==> flow/design.v <==
module alu(clk,src0,src1,shamt,func,dst,dst_EX_DM,ov,zr,neg);
localparam ADD	= 3'b000;
localparam SUB 	= 3'b001;
localparam AND	= 3'b010;
localparam NOR	= 3'b011; 
localparam SLL	= 3'b100;
localparam SRL	= 3'b101;
localparam SRA	= 3'b110;
localparam LHB  = 3'b111;
localparam ADDi 	= 4'b0000;
localparam ADDZi 	= 4'b0001;
localparam SUBi 	= 4'b0010;
localparam ANDi		= 4'b0011;
localparam NORi		= 4'b0100;
localparam SLLi		= 4'b0101;
localparam SRLi		= 4'b0110;
localparam SRAi		= 4'b0111;
localparam LWi		= 4'b1000;
localparam SWi		= 4'b1001;
localparam LHBi		= 4'b1010;
localparam LLBi		= 4'b1011;
localparam BRi		= 4'b1100;
localparam JALi		= 4'b1101;
localparam JRi		= 4'b1110;
localparam HLTi		= 4'b1111;
localparam RF2SRC0 	= 2'b00;
localparam IMM_BR2SRC0 = 2'b01;			 
localparam IMM_JMP2SRC0 = 2'b10;		 
localparam IMM2SRC0 = 2'b11;			 
localparam RF2SRC1	= 2'b00;
localparam IMM2SRC1 = 2'b01;			 
localparam NPC2SRC1 = 2'b10;			 
input clk;
input [15:0] src0,src1;
input [2:0] func;			 
input [3:0] shamt;			 
output [15:0] dst;			 
output reg [15:0] dst_EX_DM;
output ov,zr,neg;
wire [15:0] sum;		 
wire [15:0] sum_sat;	 
wire [15:0] src0_2s_cmp;
wire cin;
wire sat_neg,sat_pos;
wire shft_in;
wire [15:0] shft_l1,shft_l2,shft_l4,shft_l;		 
wire [15:0] shft_r1,shft_r2,shft_r4,shft_r;		 
assign src0_2s_cmp = (func==SUB) ? ~src0 : src0;	 
assign cin = (func==SUB) ? 1 : 0;					 
assign sum = src1 + src0_2s_cmp + cin;
assign sat_neg = (src1[15] && src0_2s_cmp[15] && ~sum[15]) ? 1 : 0;
assign sat_pos = (~src1[15] && !src0_2s_cmp[15] && sum[15]) ? 1 : 0;
assign sum_sat = (sat_pos) ? 16'h7fff :
                 (sat_neg) ? 16'h8000 :
				 sum;
assign ov = sat_pos | sat_neg;
assign shft_l1 = (shamt[0]) ? {src1[14:0],1'b0} : src1;
assign shft_l2 = (shamt[1]) ? {shft_l1[13:0],2'b00} : shft_l1;
assign shft_l4 = (shamt[2]) ? {shft_l2[11:0],4'h0} : shft_l2;
assign shft_l = (shamt[3]) ? {shft_l4[7:0],8'h00} : shft_l4;
assign shft_in = (func==SRA) ? src1[15] : 0;
assign shft_r1 = (shamt[0]) ? {shft_in,src1[15:1]} : src1;
assign shft_r2 = (shamt[1]) ? {{2{shft_in}},shft_r1[15:2]} : shft_r1;
assign shft_r4 = (shamt[2]) ? {{4{shft_in}},shft_r2[15:4]} : shft_r2;
assign shft_r = (shamt[3]) ? {{8{shft_in}},shft_r4[15:8]} : shft_r4;
assign dst = (func==AND) ? src1 & src0 :
			 (func==NOR) ? ~(src1 | src0) :
			 (func==SLL) ? shft_l :
			 ((func==SRL) || (func==SRA)) ? shft_r :
			 (func==LHB) ? {src1[7:0],src0[7:0]} : sum_sat;	 
assign zr = ~|dst;
assign neg = dst[15];
always @(posedge clk)
  dst_EX_DM <= dst;
endmodule
module br_bool(clk,rst_n,clk_z_ID_EX,clk_nv_ID_EX,br_instr_ID_EX,
               jmp_imm_ID_EX,jmp_reg_ID_EX,cc_ID_EX,zr,ov,neg,
			   zr_EX_DM,flow_change_ID_EX);
input clk,rst_n;
input clk_z_ID_EX;			 
input clk_nv_ID_EX;			 
input br_instr_ID_EX;		 
input jmp_imm_ID_EX;		 
input jmp_reg_ID_EX;		 
input [2:0] cc_ID_EX;		 
input zr,ov,neg;			 
output reg flow_change_ID_EX;		 
output reg zr_EX_DM;				 
reg neg_EX_DM,ov_EX_DM;
always @(posedge clk, negedge rst_n)
  if (!rst_n)
    zr_EX_DM  <= 0;
  else if (clk_z_ID_EX) 
    zr_EX_DM  <= zr;
always @(posedge clk, negedge rst_n)
  if (!rst_n)
    begin
      ov_EX_DM  <= 0;
	  neg_EX_DM <= 0;
	end
  else if (clk_nv_ID_EX)
    begin
      ov_EX_DM  <= ov;
	  neg_EX_DM <= neg;
	end
always @* begin
  flow_change_ID_EX = jmp_imm_ID_EX | jmp_reg_ID_EX;	 
  if (br_instr_ID_EX)
    case (cc_ID_EX)
	  3'b000 : flow_change_ID_EX = ~zr_EX_DM;
	  3'b001 : flow_change_ID_EX = zr_EX_DM;
	  3'b010 : flow_change_ID_EX = ~zr_EX_DM & ~neg_EX_DM;
	  3'b011 : flow_change_ID_EX = neg_EX_DM;
	  3'b100 : flow_change_ID_EX = zr_EX_DM | (~zr_EX_DM & ~neg_EX_DM);
	  3'b101 : flow_change_ID_EX = neg_EX_DM | zr_EX_DM;
	  3'b110 : flow_change_ID_EX = ov_EX_DM;
	  3'b111 : flow_change_ID_EX = 1;
	endcase
end
endmodule
module dst_mux(clk,dm_re_EX_DM,dm_rd_data_EX_DM,pc_EX_DM,dst_EX_DM,rf_w_data_DM_WB,jmp_imm_EX_DM);
input clk;
input dm_re_EX_DM;
input jmp_imm_EX_DM;
input [15:0] dm_rd_data_EX_DM;		 
input [15:0] pc_EX_DM;				 
input [15:0] dst_EX_DM;				 
output reg[15:0] rf_w_data_DM_WB;		 
always @(posedge clk)
  if (dm_re_EX_DM)
    rf_w_data_DM_WB <= dm_rd_data_EX_DM;
  else if (jmp_imm_EX_DM)
    rf_w_data_DM_WB <= pc_EX_DM;
  else
    rf_w_data_DM_WB <= dst_EX_DM;
endmodule
module src_mux(clk,stall_ID_EX,stall_EX_DM,src0sel_ID_EX,src1sel_ID_EX,p0,p1,
               imm_ID_EX,pc_ID_EX,p0_EX_DM,src0,src1,dst_EX_DM,dst_DM_WB,
			   byp0_EX,byp0_DM,byp1_EX,byp1_DM);
input clk;
input stall_ID_EX,stall_EX_DM;					 
input [1:0] src0sel_ID_EX,src1sel_ID_EX;		 
input [15:0] p0;					 
input [15:0] p1;					 
input [15:0] pc_ID_EX;				 
input [11:0] imm_ID_EX;				 
input [15:0] dst_EX_DM;				 
input [15:0] dst_DM_WB;				 
input byp0_EX,byp1_EX;				 
input byp0_DM,byp1_DM;				 
output reg [15:0] p0_EX_DM;			 
output [15:0] src0,src1;			 
reg [15:0] p0_ID_EX,p1_ID_EX;		 
wire[15:0] RF_p0,RF_p1;				 
localparam ADD	= 3'b000;
localparam SUB 	= 3'b001;
localparam AND	= 3'b010;
localparam NOR	= 3'b011; 
localparam SLL	= 3'b100;
localparam SRL	= 3'b101;
localparam SRA	= 3'b110;
localparam LHB  = 3'b111;
localparam ADDi 	= 4'b0000;
localparam ADDZi 	= 4'b0001;
localparam SUBi 	= 4'b0010;
localparam ANDi		= 4'b0011;
localparam NORi		= 4'b0100;
localparam SLLi		= 4'b0101;
localparam SRLi		= 4'b0110;
localparam SRAi		= 4'b0111;
localparam LWi		= 4'b1000;
localparam SWi		= 4'b1001;
localparam LHBi		= 4'b1010;
localparam LLBi		= 4'b1011;
localparam BRi		= 4'b1100;
localparam JALi		= 4'b1101;
localparam JRi		= 4'b1110;
localparam HLTi		= 4'b1111;
localparam RF2SRC0 	= 2'b00;
localparam IMM_BR2SRC0 = 2'b01;			 
localparam IMM_JMP2SRC0 = 2'b10;		 
localparam IMM2SRC0 = 2'b11;			 
localparam RF2SRC1	= 2'b00;
localparam IMM2SRC1 = 2'b01;			 
localparam NPC2SRC1 = 2'b10;			 
always @(posedge clk)
  if (!stall_ID_EX)
    begin
	  p0_ID_EX <= p0;
	  p1_ID_EX <= p1;
	end
assign RF_p0 = (byp0_EX) ? dst_EX_DM :		 
               (byp0_DM) ? dst_DM_WB :
			   p0_ID_EX;
assign RF_p1 = (byp1_EX) ? dst_EX_DM :		 
               (byp1_DM) ? dst_DM_WB :
			   p1_ID_EX;	
always @(posedge clk)
  if (!stall_EX_DM)
	p0_EX_DM <= RF_p0;
assign src0 = (src0sel_ID_EX == RF2SRC0) ? RF_p0 : 
              (src0sel_ID_EX == IMM_BR2SRC0) ? {{7{imm_ID_EX[8]}},imm_ID_EX[8:0]} :		 
			  (src0sel_ID_EX == IMM_JMP2SRC0) ? {{4{imm_ID_EX[11]}},imm_ID_EX[11:0]} :	 
              {{12{imm_ID_EX[3]}},imm_ID_EX[3:0]};		 
assign src1 = (src1sel_ID_EX == RF2SRC1) ? RF_p1 : 
              (src1sel_ID_EX == NPC2SRC1) ? pc_ID_EX :	 
			  {{8{imm_ID_EX[7]}},imm_ID_EX[7:0]};			 
endmodule
module pc(clk,rst_n,stall_IM_ID,dst_ID_EX,
          pc,pc_ID_EX,flow_change_ID_EX,pc_EX_DM);
input clk,rst_n;
input flow_change_ID_EX;			 
input stall_IM_ID;					 
input [15:0] dst_ID_EX;				 
output [15:0] pc;					 
output reg [15:0] pc_ID_EX;			 
output reg [15:0] pc_EX_DM;			 
reg [15:0] pc,pc_IM_ID;
wire [15:0] nxt_pc;
assign nxt_pc = pc + 1;
always @(posedge clk, negedge rst_n)
  if (!rst_n)
    pc <= 16'h0000;
  else if (!stall_IM_ID)	 
    if (flow_change_ID_EX)
      pc <= dst_ID_EX;
    else
	  pc <= nxt_pc;
always @(posedge clk)
  if (!stall_IM_ID)
    pc_IM_ID <= nxt_pc;		 
always @(posedge clk)
  pc_ID_EX <= pc_IM_ID;	 
always @(posedge clk)
  pc_EX_DM <= pc_ID_EX;	 
endmodule
module id(clk,rst_n,instr,zr_EX_DM,br_instr_ID_EX,jmp_imm_ID_EX,jmp_reg_ID_EX,
          jmp_imm_EX_DM,rf_re0,rf_re1,
          rf_we_DM_WB,rf_p0_addr,rf_p1_addr,rf_dst_addr_DM_WB,alu_func_ID_EX,src0sel_ID_EX,
		  src1sel_ID_EX,dm_re_EX_DM,dm_we_EX_DM,clk_z_ID_EX,clk_nv_ID_EX,instr_ID_EX,
		  cc_ID_EX, stall_IM_ID,stall_ID_EX,stall_EX_DM,hlt_DM_WB,byp0_EX,byp0_DM,
		  byp1_EX,byp1_DM,flow_change_ID_EX);
input clk,rst_n;
input [15:0] instr;					 
input zr_EX_DM;						 
input flow_change_ID_EX;
output reg jmp_imm_ID_EX;
output reg jmp_reg_ID_EX;
output reg br_instr_ID_EX;			 
output reg jmp_imm_EX_DM;			 
output reg rf_re0;					 
output reg rf_re1;					 
output reg rf_we_DM_WB;				 
output reg [3:0] rf_p0_addr;		 
output reg [3:0] rf_p1_addr;		 
output reg [3:0] rf_dst_addr_DM_WB;	 
output reg [2:0] alu_func_ID_EX;	 
output reg [1:0] src0sel_ID_EX;		 
output reg [1:0] src1sel_ID_EX;		 
output reg dm_re_EX_DM;				 
output reg dm_we_EX_DM;				 
output reg clk_z_ID_EX;				 
output reg clk_nv_ID_EX;			 
output [11:0] instr_ID_EX;			 
output [2:0] cc_ID_EX;				 
output stall_IM_ID;					 
output stall_ID_EX;					 
output stall_EX_DM;					 
output reg hlt_DM_WB;				 
output reg byp0_EX,byp0_DM;			 
output reg byp1_EX,byp1_DM;			 
reg br_instr;
reg jmp_imm;
reg jmp_reg;
reg rf_we;
reg hlt;
reg [3:0] rf_dst_addr;
reg [2:0] alu_func;
reg [1:0] src0sel,src1sel;
reg dm_re;
reg dm_we;
reg clk_z;
reg clk_nv;
reg cond_ex;
reg [15:0] instr_IM_ID;			 
reg	rf_we_ID_EX,rf_we_EX_DM;
reg [3:0] rf_dst_addr_ID_EX,rf_dst_addr_EX_DM;
reg	dm_re_ID_EX;
reg	dm_we_ID_EX;
reg hlt_ID_EX,hlt_EX_DM;
reg [11:0] instr_ID_EX;		 
reg flow_change_EX_DM;		 
reg cond_ex_ID_EX;			 
wire load_use_hazard,flush;
localparam ADD	= 3'b000;
localparam SUB 	= 3'b001;
localparam AND	= 3'b010;
localparam NOR	= 3'b011; 
localparam SLL	= 3'b100;
localparam SRL	= 3'b101;
localparam SRA	= 3'b110;
localparam LHB  = 3'b111;
localparam ADDi 	= 4'b0000;
localparam ADDZi 	= 4'b0001;
localparam SUBi 	= 4'b0010;
localparam ANDi		= 4'b0011;
localparam NORi		= 4'b0100;
localparam SLLi		= 4'b0101;
localparam SRLi		= 4'b0110;
localparam SRAi		= 4'b0111;
localparam LWi		= 4'b1000;
localparam SWi		= 4'b1001;
localparam LHBi		= 4'b1010;
localparam LLBi		= 4'b1011;
localparam BRi		= 4'b1100;
localparam JALi		= 4'b1101;
localparam JRi		= 4'b1110;
localparam HLTi		= 4'b1111;
localparam RF2SRC0 	= 2'b00;
localparam IMM_BR2SRC0 = 2'b01;			 
localparam IMM_JMP2SRC0 = 2'b10;		 
localparam IMM2SRC0 = 2'b11;			 
localparam RF2SRC1	= 2'b00;
localparam IMM2SRC1 = 2'b01;			 
localparam NPC2SRC1 = 2'b10;			 
always @(posedge clk, negedge rst_n)
  if (!rst_n)
    instr_IM_ID <= 16'hb000;			 
  else if (!stall_IM_ID)
    instr_IM_ID <= instr;				 
always @(posedge clk)
  if (!stall_ID_EX)
    begin
	  br_instr_ID_EX 	<= br_instr & !load_use_hazard & !flush;
	  jmp_imm_ID_EX   	<= jmp_imm & !load_use_hazard & !flush;
	  jmp_reg_ID_EX   	<= jmp_reg & !load_use_hazard & !flush;
	  rf_we_ID_EX     	<= rf_we & !load_use_hazard & !flush;
	  rf_dst_addr_ID_EX	<= rf_dst_addr;
	  alu_func_ID_EX    <= alu_func;
	  src0sel_ID_EX		<= src0sel;
	  src1sel_ID_EX		<= src1sel;
	  dm_re_ID_EX       <= dm_re & !load_use_hazard & !flush;
	  dm_we_ID_EX       <= dm_we & !load_use_hazard & !flush;
	  clk_z_ID_EX		<= clk_z & !load_use_hazard & !flush;
	  clk_nv_ID_EX		<= clk_nv & !load_use_hazard & !flush;
	  instr_ID_EX		<= instr_IM_ID[11:0];
	  cond_ex_ID_EX 	<= cond_ex;
	end
always @(posedge clk)
  if (!stall_EX_DM)
    begin
	  rf_we_EX_DM		<= rf_we_ID_EX & (!(cond_ex_ID_EX & !zr_EX_DM));	 
	  rf_dst_addr_EX_DM <= rf_dst_addr_ID_EX;
      dm_re_EX_DM		<= dm_re_ID_EX;
	  dm_we_EX_DM		<= dm_we_ID_EX;
	  jmp_imm_EX_DM 	<= jmp_imm_ID_EX;
	end
always @(posedge clk) begin
  rf_we_DM_WB 		<= rf_we_EX_DM;
  rf_dst_addr_DM_WB <= rf_dst_addr_EX_DM;
end
always @(posedge clk, negedge rst_n)
  if (!rst_n) 
    begin
	  byp0_EX <= 1'b0;
	  byp0_DM <= 1'b0;
	  byp1_EX <= 1'b0;
	  byp1_DM <= 1'b0;
	end
  else
    begin
	  byp0_EX <= (rf_dst_addr_ID_EX==rf_p0_addr) ? (rf_we_ID_EX & !(cond_ex_ID_EX & !zr_EX_DM) & |rf_p0_addr) : 1'b0;
	  byp0_DM <= (rf_dst_addr_EX_DM==rf_p0_addr) ? (rf_we_EX_DM & |rf_p0_addr) : 1'b0;
	  byp1_EX <= (rf_dst_addr_ID_EX==rf_p1_addr) ? (rf_we_ID_EX & !(cond_ex_ID_EX & !zr_EX_DM) & |rf_p1_addr) : 1'b0;
	  byp1_DM <= (rf_dst_addr_EX_DM==rf_p1_addr) ? (rf_we_EX_DM & |rf_p1_addr) : 1'b0;
	end
always @(posedge clk, negedge rst_n)
  if (!rst_n)
    begin
	  hlt_ID_EX <= 1'b0;
	  hlt_EX_DM <= 1'b0;
	  hlt_DM_WB <= 1'b0;
    end
  else
    begin
	  hlt_ID_EX <= hlt & !flush | hlt_ID_EX;	 
	  hlt_EX_DM <= hlt_ID_EX;
	  hlt_DM_WB <= hlt_EX_DM;
	end
always @(posedge clk, negedge rst_n)
  if (!rst_n)
    flow_change_EX_DM <= 1'b0;
  else if(!stall_EX_DM)
    flow_change_EX_DM <= flow_change_ID_EX;
assign flush = flow_change_ID_EX | flow_change_EX_DM | hlt_ID_EX | hlt_EX_DM;
assign load_use_hazard = (((rf_dst_addr_ID_EX==rf_p0_addr) && rf_re0) || 
                          ((rf_dst_addr_ID_EX==rf_p1_addr) && rf_re1)) ? dm_re_ID_EX : 1'b0;
assign stall_IM_ID = hlt_ID_EX | load_use_hazard;
assign stall_ID_EX = 1'b0;  
assign stall_EX_DM = 1'b0;  
assign cc_ID_EX = instr_ID_EX[11:9];
always @* begin
  br_instr = 0;
  jmp_imm = 0;
  jmp_reg = 0;
  rf_re0 = 0;
  rf_re1 = 0;
  rf_we = 0;
  rf_p0_addr = instr_IM_ID[3:0];
  rf_p1_addr = instr_IM_ID[7:4];
  rf_dst_addr = instr_IM_ID[11:8];
  alu_func = ADD;
  src0sel = RF2SRC0;
  src1sel = RF2SRC1;
  dm_re = 0;
  dm_we = 0;
  clk_z = 0;
  clk_nv = 0;
  hlt = 0;
  cond_ex = 0;
  case (instr_IM_ID[15:12])
    ADDi : begin
	  rf_re0 = 1;
	  rf_re1 = 1;
	  rf_we = 1;
      clk_z = 1;
      clk_nv = 1;
	end
	ADDZi : begin
	  rf_re0 = 1;
	  rf_re1 = 1;
	  rf_we = 1;	 
      clk_z = 1;
      clk_nv = 1;
	  cond_ex = 1;	 
	end
	SUBi : begin
	  rf_re0 = 1;
	  rf_re1 = 1;
	  rf_we = 1;
      alu_func = SUB;	
      clk_z = 1;
      clk_nv = 1;	  
	end
	ANDi : begin
	  rf_re0 = 1;
	  rf_re1 = 1;
	  rf_we = 1;
      alu_func = AND;
	  clk_z = 1;
	end
	NORi : begin
	  rf_re0 = 1;
	  rf_re1 = 1;
	  rf_we = 1;
      alu_func = NOR;
	  clk_z = 1;
	end	
	SLLi : begin
	  rf_re1 = 1;
	  rf_we = 1;
      alu_func = SLL;
	  clk_z = 1;
	end	
	SRLi : begin
	  rf_re1 = 1;
	  rf_we = 1;
      alu_func = SRL;
	  clk_z = 1;
	end	
	SRAi : begin
	  rf_re1 = 1;
	  rf_we = 1;
      alu_func = SRA;
	  clk_z = 1;
	end
	LWi : begin
	  src0sel = IMM2SRC0;		 
	  rf_re1 = 1;
	  rf_we = 1;
	  dm_re = 1;
	end
	SWi : begin
	  src0sel = IMM2SRC0;					 
	  rf_re1 = 1;							 
	  rf_re0 = 1;							 
	  rf_p0_addr = instr_IM_ID[11:8];		 
	  dm_we = 1;
	end
	LHBi : begin
	  rf_re0 = 1;
	  rf_p0_addr = instr_IM_ID[11:8];		 
	  src1sel = IMM2SRC1;					 
	  rf_we = 1;
	  alu_func = LHB;
	end
	LLBi : begin
	  rf_re0 = 1;					 
	  rf_p0_addr = 4'h0;			 
	  src1sel = IMM2SRC1;			 
	  rf_we = 1;
	end
    BRi : begin
	  src0sel = IMM_BR2SRC0;		 
	  src1sel = NPC2SRC1;			 
	  br_instr = 1;
	end
	JALi : begin
	  src0sel = IMM_JMP2SRC0;		 
	  src1sel = NPC2SRC1;			 
	  rf_we = 1;
	  rf_dst_addr = 4'hF;			 
	  jmp_imm = 1;
	end
	JRi : begin
	  rf_re0 = 1;					 
	  rf_p0_addr = 4'h0;
	  rf_re1 = 1;					 
	  jmp_reg = 1;
	end
	HLTi : begin
	  hlt = 1;
	end
  endcase
end
endmodule
module rf(clk,p0_addr,p1_addr,p0,p1,re0,re1,dst_addr,dst,we);
input clk;
input [3:0] p0_addr, p1_addr;			 
input re0,re1;							 
input [3:0] dst_addr;					 
input [15:0] dst;						 
input we;								 
output [15:0] p0,p1;  					 
reg [15:0] mem[0:15];					 
always @(posedge clk)
  if (we)
    mem[dst_addr] <= dst;
assign p0 = (p0_addr == 4'h0) ? 16'b0 : ((we && (p0_addr == dst_addr)) ? dst : mem[p0_addr]);
assign p1 = (p1_addr == 4'h0) ? 16'b0 : ((we && (p1_addr == dst_addr)) ? dst : mem[p1_addr]);
endmodule
module cpu(clk,rst_n, iaddr, instr, wdata, we, addr, re, rdata, hlt);
input clk,rst_n;
input [15:0] instr;				 
input [15:0] rdata; 			 
output we, re; 
output [15:0] iaddr;			 
output [15:0] addr; 
output [15:0] wdata; 
output hlt;						 
wire [11:0] instr_ID_EX;		 
wire [15:0] src0,src1;			 
wire [15:0] dst_EX_DM;			 
wire [15:0] dst_ID_EX;			 
wire [15:0] pc_ID_EX;			 
wire [15:0] pc_EX_DM;			 
wire [15:0] rf_w_data_DM_WB;	 
wire [15:0] p0,p1;				 
wire [3:0] rf_p0_addr;			 
wire [3:0] rf_p1_addr;			 
wire [3:0] rf_dst_addr_DM_WB;	 
wire [2:0] alu_func_ID_EX;		 
wire [1:0] src0sel_ID_EX;		 
wire [1:0] src1sel_ID_EX;		 
wire [2:0] cc_ID_EX;			 
wire [15:0] p0_EX_DM;			 
wire stall_IM_ID,stall_ID_EX,stall_EX_DM;
wire flow_change_ID_EX,zr_EX_DM,br_instr_ID_EX,jmp_imm_ID_EX,jmp_reg_ID_EX,jmp_imm_EX_DM;
wire rf_re0,rf_re1,rf_we_DM_WB,dm_re_EX_DM,dm_we_EX_DM,clk_z_ID_EX,clk_nv_ID_EX;
wire hlt_DM_WB,byp0_EX,byp0_DM,byp1_EX,byp1_DM;
wire ov,zr,neg;
pc iPC(.clk(clk), .rst_n(rst_n), .stall_IM_ID(stall_IM_ID), .pc(iaddr), .dst_ID_EX(dst_ID_EX),
       .pc_ID_EX(pc_ID_EX), .pc_EX_DM(pc_EX_DM), .flow_change_ID_EX(flow_change_ID_EX));
id	iID(.clk(clk), .rst_n(rst_n), .instr(instr), .zr_EX_DM(zr_EX_DM), .br_instr_ID_EX(br_instr_ID_EX),
        .jmp_imm_ID_EX(jmp_imm_ID_EX), .jmp_reg_ID_EX(jmp_reg_ID_EX), .jmp_imm_EX_DM(jmp_imm_EX_DM), .rf_re0(rf_re0),
		.rf_re1(rf_re1), .rf_we_DM_WB(rf_we_DM_WB), .rf_p0_addr(rf_p0_addr), .rf_p1_addr(rf_p1_addr),
		.rf_dst_addr_DM_WB(rf_dst_addr_DM_WB), .alu_func_ID_EX(alu_func_ID_EX),
		.src0sel_ID_EX(src0sel_ID_EX), .src1sel_ID_EX(src1sel_ID_EX), .dm_re_EX_DM(dm_re_EX_DM),
		.dm_we_EX_DM(dm_we_EX_DM), .clk_z_ID_EX(clk_z_ID_EX), .clk_nv_ID_EX(clk_nv_ID_EX),
		.instr_ID_EX(instr_ID_EX), .cc_ID_EX(cc_ID_EX), .stall_IM_ID(stall_IM_ID),
		.stall_ID_EX(stall_ID_EX), .stall_EX_DM(stall_EX_DM), .hlt_DM_WB(hlt_DM_WB),
		.byp0_EX(byp0_EX), .byp0_DM(byp0_DM), .byp1_EX(byp1_EX), .byp1_DM(byp1_DM),
		.flow_change_ID_EX(flow_change_ID_EX));
rf iRF(.clk(clk), .p0_addr(rf_p0_addr), .p1_addr(rf_p1_addr), .p0(p0), .p1(p1),
       .re0(rf_re0), .re1(rf_re1), .dst_addr(rf_dst_addr_DM_WB), .dst(rf_w_data_DM_WB),
 	   .we(rf_we_DM_WB));
src_mux ISRCMUX(.clk(clk), .stall_ID_EX(stall_ID_EX), .stall_EX_DM(stall_EX_DM),
                .src0sel_ID_EX(src0sel_ID_EX), .src1sel_ID_EX(src1sel_ID_EX), .p0(p0), .p1(p1),
                .imm_ID_EX(instr_ID_EX), .pc_ID_EX(pc_ID_EX), .p0_EX_DM(p0_EX_DM),
				.src0(src0), .src1(src1), .dst_EX_DM(dst_EX_DM), .dst_DM_WB(rf_w_data_DM_WB),
			    .byp0_EX(byp0_EX), .byp0_DM(byp0_DM), .byp1_EX(byp1_EX), .byp1_DM(byp1_DM));
alu iALU(.clk(clk), .src0(src0), .src1(src1), .shamt(instr_ID_EX[3:0]), .func(alu_func_ID_EX),
         .dst(dst_ID_EX), .dst_EX_DM(dst_EX_DM), .ov(ov), .zr(zr), .neg(neg));
dst_mux iDSTMUX(.clk(clk), .dm_re_EX_DM(dm_re_EX_DM), .dm_rd_data_EX_DM(rdata),
                .dst_EX_DM(dst_EX_DM), .pc_EX_DM(pc_EX_DM), .rf_w_data_DM_WB(rf_w_data_DM_WB),
				.jmp_imm_EX_DM(jmp_imm_EX_DM));
br_bool iBRL(.clk(clk), .rst_n(rst_n), .clk_z_ID_EX(clk_z_ID_EX), .clk_nv_ID_EX(clk_nv_ID_EX),
             .br_instr_ID_EX(br_instr_ID_EX), .jmp_imm_ID_EX(jmp_imm_ID_EX),
			 .jmp_reg_ID_EX(jmp_reg_ID_EX), .cc_ID_EX(cc_ID_EX), .zr(zr), .ov(ov),
			 .zr_EX_DM(zr_EX_DM), .neg(neg), .flow_change_ID_EX(flow_change_ID_EX));	
assign wdata = p0_EX_DM; 
assign addr = dst_EX_DM; 
assign re = dm_re_EX_DM;
assign we = dm_we_EX_DM; 
assign hlt = hlt_DM_WB;
endmodule
## Step by step through the tools: cpu

Tool output for the design above, in the order of the flow.
Line numbers count from 1 in the design file above.
Cell names lack the library's common part.
The mark -- stands for no value.

| design | value |
|---|---|
| top | cpu |
| clock | clk |
| library | sky130hd |
| timing corner | tt_025C_1v80 |

## Word level

Source: Yosys, flattened and elaborated, memories not mapped. Widths are those after wreduce; folded enables and synchronous resets count as part of the registers. Print and check cells do not count. Equal cells are merged and count once.
Memory sizes are those after Yosys's memory passes, which may raise the word count (mostly to a power of two), join words into wider ones and drop unused or constant bits.

| word-level totals | value |
|---|---|
| register bits after elaboration | 184 |
| memory bits (writable) | 256 |
| clocked read ports x word width | 32 |
| memories kept | 1 |
| word-level cells | 229 |

| cells by class | value |
|---|---|
| add/sub/neg operators | 3 |
| eq/ne operators | 36 |
| mux-type cells | 59 |
| bitwise logic cells | 41 |
| reductions and logical operators | 49 |

Memory list:

| memory | words | bits a word | rd ports | wr ports | RTL line | RTL |
|---|---|---|---|---|---|---|
| iRF.mem | 16 | 16 | 2 | 1 | 535 | `reg [15:0] mem[0:15];` |

Operator list:

| cell | number |
|---|---|
| 2-to-1 mux 16 bit | 29 |
| OR reduction 15 bit | 7 |
| OR reduction 12 bit | 4 |
| inverter 16 bit | 2 |
| equality test 4 bit (second input constant) | 8 |
| bitwise AND 1 bit | 24 |
| equality test 3 bit (second input constant) | 8 |
| case mux 3 bit (select 8 bit) | 1 |
| case mux 1 bit (select 2 bit) | 12 |
| OR reduction 9 bit | 2 |
| adder 16 x 1 -> 16 bit | 1 |
| adder 16 x 1 -> 16 bit (second input constant) | 1 |
| adder 16 bit | 1 |
| bitwise AND 16 bit | 1 |
| OR 16 bit | 1 |
| OR reduction 16 bit | 1 |
| equality test 4 x 3 -> 1 bit (second input constant) | 4 |
| equality test 4 bit | 4 |
| OR reduction 8 bit | 2 |
| OR reduction 13 bit | 1 |
| equality test 3 x 2 -> 1 bit (second input constant) | 4 |
| zero test 4 bit | 3 |
| OR reduction 4 bit | 3 |
| case mux 4 bit (select 3 bit) | 1 |
| OR reduction 11 bit | 1 |
| 2-to-1 mux 1 bit | 11 |
| OR reduction 2 bit | 5 |
| OR 1 bit | 9 |

Not listed: further kinds 19, cells in them 37.

## Logic depth

Depth = most cells in a row (Yosys ltp): at word level without a register or memory, in the mapped netlist without a sequential cell, where the memories' decode and read muxes count.

| logic depth | value |
|---|---|
| word-level depth | 20 |
| ABC_AREA | 0 |
| mapped depth | 19 |
| gate-level depth less buffers | 16 |

## Mapped cells and area

The flow's flattened synthesis, as Yosys stat reports it; memories are mapped. The netlist is that of the ABC_AREA named above (0 if unset); the other value can give another one.
The area totals of this step are shown rounded.

| mapped netlist | value |
|---|---|
| cells in the netlist | 2339 |
| mapped area | 0.025 mm^2 |
| sequential part of the area | 0.0125 mm^2 |
| flip-flops | 477 |

Cells by type:

| cell type | number | area in all (um^2) |
|---|---|---|
| edfxtp_1 | 272 | 8.17E+03 |
| dfxtp_1 | 162 | 3243.11 |
| mux4_2 | 98 | 2.21E+03 |
| nand2_1 | 426 | 1.6E+03 |
| dfrtp_1 | 40 | 1000.96 |
| mux2i_1 | 80 | 800.768 |
| o21ai_0 | 109 | 545.523 |
| clkbuf_1 | 128 | 480.461 |
| a21oi_1 | 93 | 465.446 |
| nand3_1 | 93 | 465.446 |
| a311oi_1 | 52 | 455.437 |
| nor2_1 | 119 | 446.678 |
| xnor2_1 | 36 | 315.302 |
| and3_1 | 50 | 312.8 |
| mux2_2 | 26 | 292.781 |
| nand2b_1 | 46 | 287.776 |
| xor2_1 | 27 | 236.477 |
| a31oi_1 | 36 | 225.216 |

Not listed: further types 67, cells in them 446.
By module: a second synthesis without flattening, with its own total; a netlist apart from the flattened one above.

| second synthesis, totals | value |
|---|---|
| cells (unflattened synthesis) | 1933 |
| area (unflattened synthesis) | 0.0248 mm^2 |

Rows give one instance, submodules left out.

By module:

| module | times used | cells | area (mm^2) | seq. area (mm^2) |
|---|---|---|---|---|
| rf | 1 | 623 | 0.0122 | 0.00769 |
| alu | 1 | 580 | 0.00411 | 0.00032 |
| src_mux | 1 | 222 | 0.00273 | 0.00144 |
| id | 1 | 238 | 0.00271 | 0.00151 |
| pc | 1 | 182 | 0.00229 | 0.00152 |
| dst_mux | 1 | 69 | 0.000666 | 0.00032 |
| br_bool | 1 | 19 | 0.000178 | 0.0000751 |
| cpu | 1 | 0 | 0 | 0 |

## Path before layout

OpenSTA on the mapped netlist: ideal clock, no wires. The path of least setup slack (recovery checks aside). Input and output delay are each 20% of the period. Register names are those of the netlist, which keeps one name where synthesis merged equal registers.

| timing post-synthesis | value |
|---|---|
| path kind | reg2reg |
| from | reg iID.src1sel_ID_EX[0] |
| to | reg iBRL.zr_EX_DM |
| clock period | 6200 ps |
| time at the first pin | 0 ps |
| arrival time | 4708 ps |
| required time | 6096 ps |
| setup slack | 1388 ps |
| path delay | 4812 ps |
| stages on the path | 19 |
| period reached after synthesis | 4812 ps |

"path delay" = arrival - input delay + setup time.
"stages on the path" counts driving pins, that of a launching flip-flop among them; a cell with two outputs on the path counts twice.
"period reached after synthesis" is the clock period less the worst setup slack; recovery checks do not enter. This is arithmetic on one report: input and output delays are still those of the set period (20% each).
Between the ends stands the longest chain of elaborated cells between them, by number of cells; it is not shown to be the way that was timed. Of several equally long chains one is given.
Each line given opens the expression or statement behind the cell; cells for indexed reads and writes are added by Yosys, which also makes memories of some case tables.

| between the ends, post-synthesis | value |
|---|---|
| cells stage by stage | dfxtp_1 -> buf_2 -> buf_1 -> clkbuf_1 -> buf_1 -> a21o_1 -> inv_1 -> ha_1 -> a21oi_1 -> o21ai_0 -> a211oi_1 -> mux2_2 -> or4_1 -> clkbuf_1 -> a311oi_1 -> o22ai_1 -> nor4_1 -> nand4b_1 -> o41ai_2 |
| length of the longest elaborated chain | 17 |
| elaborated cells on any way between the ends | 35 |
| RTL lines with such cells | 22 |

Ends and longest elaborated chain, post-synthesis:

| item | RTL line | RTL |
|---|---|---|
| from (decl) | 259 | `output reg [1:0] src1sel_ID_EX;` |
| from (assign) | 341 | `src1sel_ID_EX <= src1sel;` |
| equality test 2 bit | 206 | `(src1sel_ID_EX == NPC2SRC1) ? pc_ID_EX :` |
| 2-to-1 mux 16 bit | 206 |  |
| 2-to-1 mux 16 bit | 205 | `assign src1 = (src1sel_ID_EX == RF2SRC1) ? RF_p1 :` |
| adder 16 bit | 50 | `assign sum = src1 + src0_2s_cmp + cin;` |
| adder 16 x 1 -> 16 bit | 50 |  |
| inverter 1 bit | 51 | `assign sat_neg = (src1[15] && src0_2s_cmp[15] && ~sum[15]) ? 1 : 0;` |
| logical AND 1 bit | 51 |  |
| [3 not listed] | -- |  |
| 2-to-1 mux 16 bit | 70 | `(func==LHB) ? {src1[7:0],src0[7:0]} : sum_sat;` |
| 2-to-1 mux 16 bit | 69 | `((func==SRL) \|\| (func==SRA)) ? shft_r :` |
| 2-to-1 mux 16 bit | 68 | `(func==SLL) ? shft_l :` |
| 2-to-1 mux 16 bit | 67 | `(func==NOR) ? ~(src1 \| src0) :` |
| 2-to-1 mux 16 bit | 66 | `assign dst = (func==AND) ? src1 & src0 :` |
| OR reduction 16 bit | 71 | `assign zr = ~\|dst;` |
| zero test 1 bit | 71 |  |
| to (assign) | 92 | `zr_EX_DM  <= 0;` |
| to (assign) | 94 | `zr_EX_DM  <= zr;` |
| to (decl) | 88 | `output reg zr_EX_DM;` |

Nets of the timed path that keep an RTL name, with a line that drives or declares them; the list need not be complete.

Named nets, post-synthesis:

| signal | RTL line |
|---|---|
| dst_ID_EX[15] | 66 |

## Worst path after layout

From the final timing report of stored run 1: the path of least setup slack in the routed layout; clock arrival at registers is part of the times.
The report prints the path's times to 10 ps; the period is as set.

| timing post-layout | value |
|---|---|
| path kind | reg2reg |
| from | reg iID.byp0_DM |
| to | reg iBRL.zr_EX_DM |
| clock period | 5890 ps |
| time at the first pin | 600 ps |
| arrival time | 5880 ps |
| required time | 6390 ps |
| setup slack | 510 ps |
| stages on the path | 17 |

Between the ends stands the longest chain of elaborated cells between them, by number of cells; it is not shown to be the way that was timed. Of several equally long chains one is given.

| between the ends, post-layout | value |
|---|---|
| cells stage by stage | dfrtp_1 -> buf_4 -> mux2i_1 -> o21ai_0 -> a21oi_1 -> xnor2_1 -> ha_1 -> a21oi_1 -> o21ai_0 -> a211oi_2 -> mux2_2 -> or4_1 -> a311oi_1 -> o22ai_1 -> nor4_1 -> nand4b_1 -> o41ai_2 |
| length of the longest elaborated chain | 19 |
| elaborated cells on any way between the ends | 27 |
| RTL lines with such cells | 15 |

Ends and longest elaborated chain, post-layout:

| item | RTL line | RTL |
|---|---|---|
| from (decl) | 270 | `output reg byp0_EX,byp0_DM;` |
| from (assign) | 366 | `byp0_DM <= 1'b0;` |
| from (assign) | 373 | `byp0_DM <= (rf_dst_addr_EX_DM==rf_p0_addr) ? (rf_we_EX_DM & \|rf_p0_addr) : 1'b0;` |
| 2-to-1 mux 16 bit | 193 | `(byp0_DM) ? dst_DM_WB :` |
| 2-to-1 mux 16 bit | 192 | `assign RF_p0 = (byp0_EX) ? dst_EX_DM :` |
| 2-to-1 mux 16 bit | 201 | `assign src0 = (src0sel_ID_EX == RF2SRC0) ? RF_p0 :` |
| inverter 16 bit | 48 | `assign src0_2s_cmp = (func==SUB) ? ~src0 : src0;` |
| 2-to-1 mux 16 bit | 48 |  |
| adder 16 bit | 50 | `assign sum = src1 + src0_2s_cmp + cin;` |
| adder 16 x 1 -> 16 bit | 50 |  |
| [5 not listed] | -- |  |
| 2-to-1 mux 16 bit | 70 | `(func==LHB) ? {src1[7:0],src0[7:0]} : sum_sat;` |
| 2-to-1 mux 16 bit | 69 | `((func==SRL) \|\| (func==SRA)) ? shft_r :` |
| 2-to-1 mux 16 bit | 68 | `(func==SLL) ? shft_l :` |
| 2-to-1 mux 16 bit | 67 | `(func==NOR) ? ~(src1 \| src0) :` |
| 2-to-1 mux 16 bit | 66 | `assign dst = (func==AND) ? src1 & src0 :` |
| OR reduction 16 bit | 71 | `assign zr = ~\|dst;` |
| zero test 1 bit | 71 |  |
| to (assign) | 92 | `zr_EX_DM  <= 0;` |
| to (assign) | 94 | `zr_EX_DM  <= zr;` |
| to (decl) | 88 | `output reg zr_EX_DM;` |

Nets of the timed path that keep an RTL name, with a line that drives or declares them; the list need not be complete.

Named nets, post-layout:

| signal | RTL line |
|---|---|
| ISRCMUX.RF_p0[4] | 192 |
| dst_ID_EX[15] | 66 |

Ticket comment

4 stored runs of cpu in the flow (synthesis by Yosys, layout by OpenROAD, sky130hd cells), in arbitrary order. Constraints: input delay and output delay 20% of the set period each, output load 0.01 pF.
By "reached clock period" is meant the clock period of the run minus its worst setup slack. This is arithmetic on one report: input and output delays are still those of the set period (20% each).
By "critical path time" is meant the share of the clock period that the worst setup path is allowed (20% is reserved at inputs, 20% at outputs), minus its slack. Clock arrival times at its registers enter into it.
"critical path time" is known to 10 ps.
Measured values are rounded.

#### Stored run 1

| setting | value |
|---|---|
| CORE_UTILIZATION | `40` |
| SETUP_SLACK_MARGIN | `0.37` |
| period_ns | `5.89` |
| CAP_MARGIN | `20` |
| CORE_MARGIN | `2` |
| SLEW_MARGIN | `20` |

| result | value |
|---|---|
| worst setup slack after layout | 512 ps |
| die outline area | 0.0644 mm^2 |
| sum of negative setup slack | 0 ps |
| worst-case hold slack | 332 ps |
| final design utilization | 0.469 |
| critical path time | 5380 ps |
| critical path kind | reg2reg |
| area of the standard cells in the finished layout | 0.0289 mm^2 |
| post-synthesis cell area | 0.025 mm^2 |
| reached clock period | 5378 ps |

#### Stored run 2

| setting | value |
|---|---|
| CELL_PAD_IN_SITES_DETAIL_PLACEMENT | `0` |
| CORE_ASPECT_RATIO | `1.02` |
| CORE_MARGIN | `5` |
| CORE_UTILIZATION | `71` |
| CTS_CLUSTER_DIAMETER | `269` |
| GPL_TIMING_DRIVEN | `1` |
| MAX_ROUTING_LAYER | `met4` |
| PLACE_DENSITY_LB_ADDON | `0.0` |
| SETUP_SLACK_MARGIN | `2.08` |
| TNS_END_PERCENT | `20` |
| period_ns | `8.98` |
| CAP_MARGIN | `20` |
| SLEW_MARGIN | `20` |

| result | value |
|---|---|
| reached clock period | 6067 ps |
| final design utilization | 0.799 |
| worst setup slack after layout | 2910 ps |
| area of the standard cells in the finished layout | 0.0278 mm^2 |
| sum of negative setup slack | 0 ps |
| worst-case hold slack | 340 ps |
| die outline area | 0.039 mm^2 |
| post-synthesis cell area | 0.025 mm^2 |
| critical path time | 6070 ps |
| critical path kind | reg2reg |

#### Stored run 3

| setting | value |
|---|---|
| CORE_UTILIZATION | `40` |
| period_ns | `6.2` |
| CAP_MARGIN | `20` |
| CORE_MARGIN | `2` |
| SLEW_MARGIN | `20` |

| result | value |
|---|---|
| die outline area | 0.0644 mm^2 |
| post-synthesis cell area | 0.025 mm^2 |
| reached clock period | 5759 ps |
| worst-case hold slack | 333 ps |
| worst setup slack after layout | 441 ps |
| sum of negative setup slack | 0 ps |
| critical path time | 5760 ps |
| critical path kind | reg2reg |
| area of the standard cells in the finished layout | 0.0287 mm^2 |
| final design utilization | 0.465 |

#### Stored run 4

| setting | value |
|---|---|
| ABC_AREA | `1` |
| CELL_PAD_IN_SITES_GLOBAL_PLACEMENT | `2` |
| CORE_ASPECT_RATIO | `1.08` |
| CORE_UTILIZATION | `41` |
| GPL_ROUTABILITY_DRIVEN | `1` |
| MAX_ROUTING_LAYER | `met4` |
| PLACE_DENSITY_LB_ADDON | `0.29` |
| SETUP_SLACK_MARGIN | `0.52` |
| SLEW_MARGIN | `30` |
| period_ns | `6.17` |
| CAP_MARGIN | `20` |
| CORE_MARGIN | `2` |

| result | value |
|---|---|
| die outline area | 0.0601 mm^2 |
| final design utilization | 0.473 |
| critical path time | 4910 ps |
| critical path kind | reg2reg |
| worst-case hold slack | 329 ps |
| reached clock period | 4914 ps |
| sum of negative setup slack | 0 ps |
| post-synthesis cell area | 0.0238 mm^2 |
| worst setup slack after layout | 1260 ps |
| area of the standard cells in the finished layout | 0.0271 mm^2 |
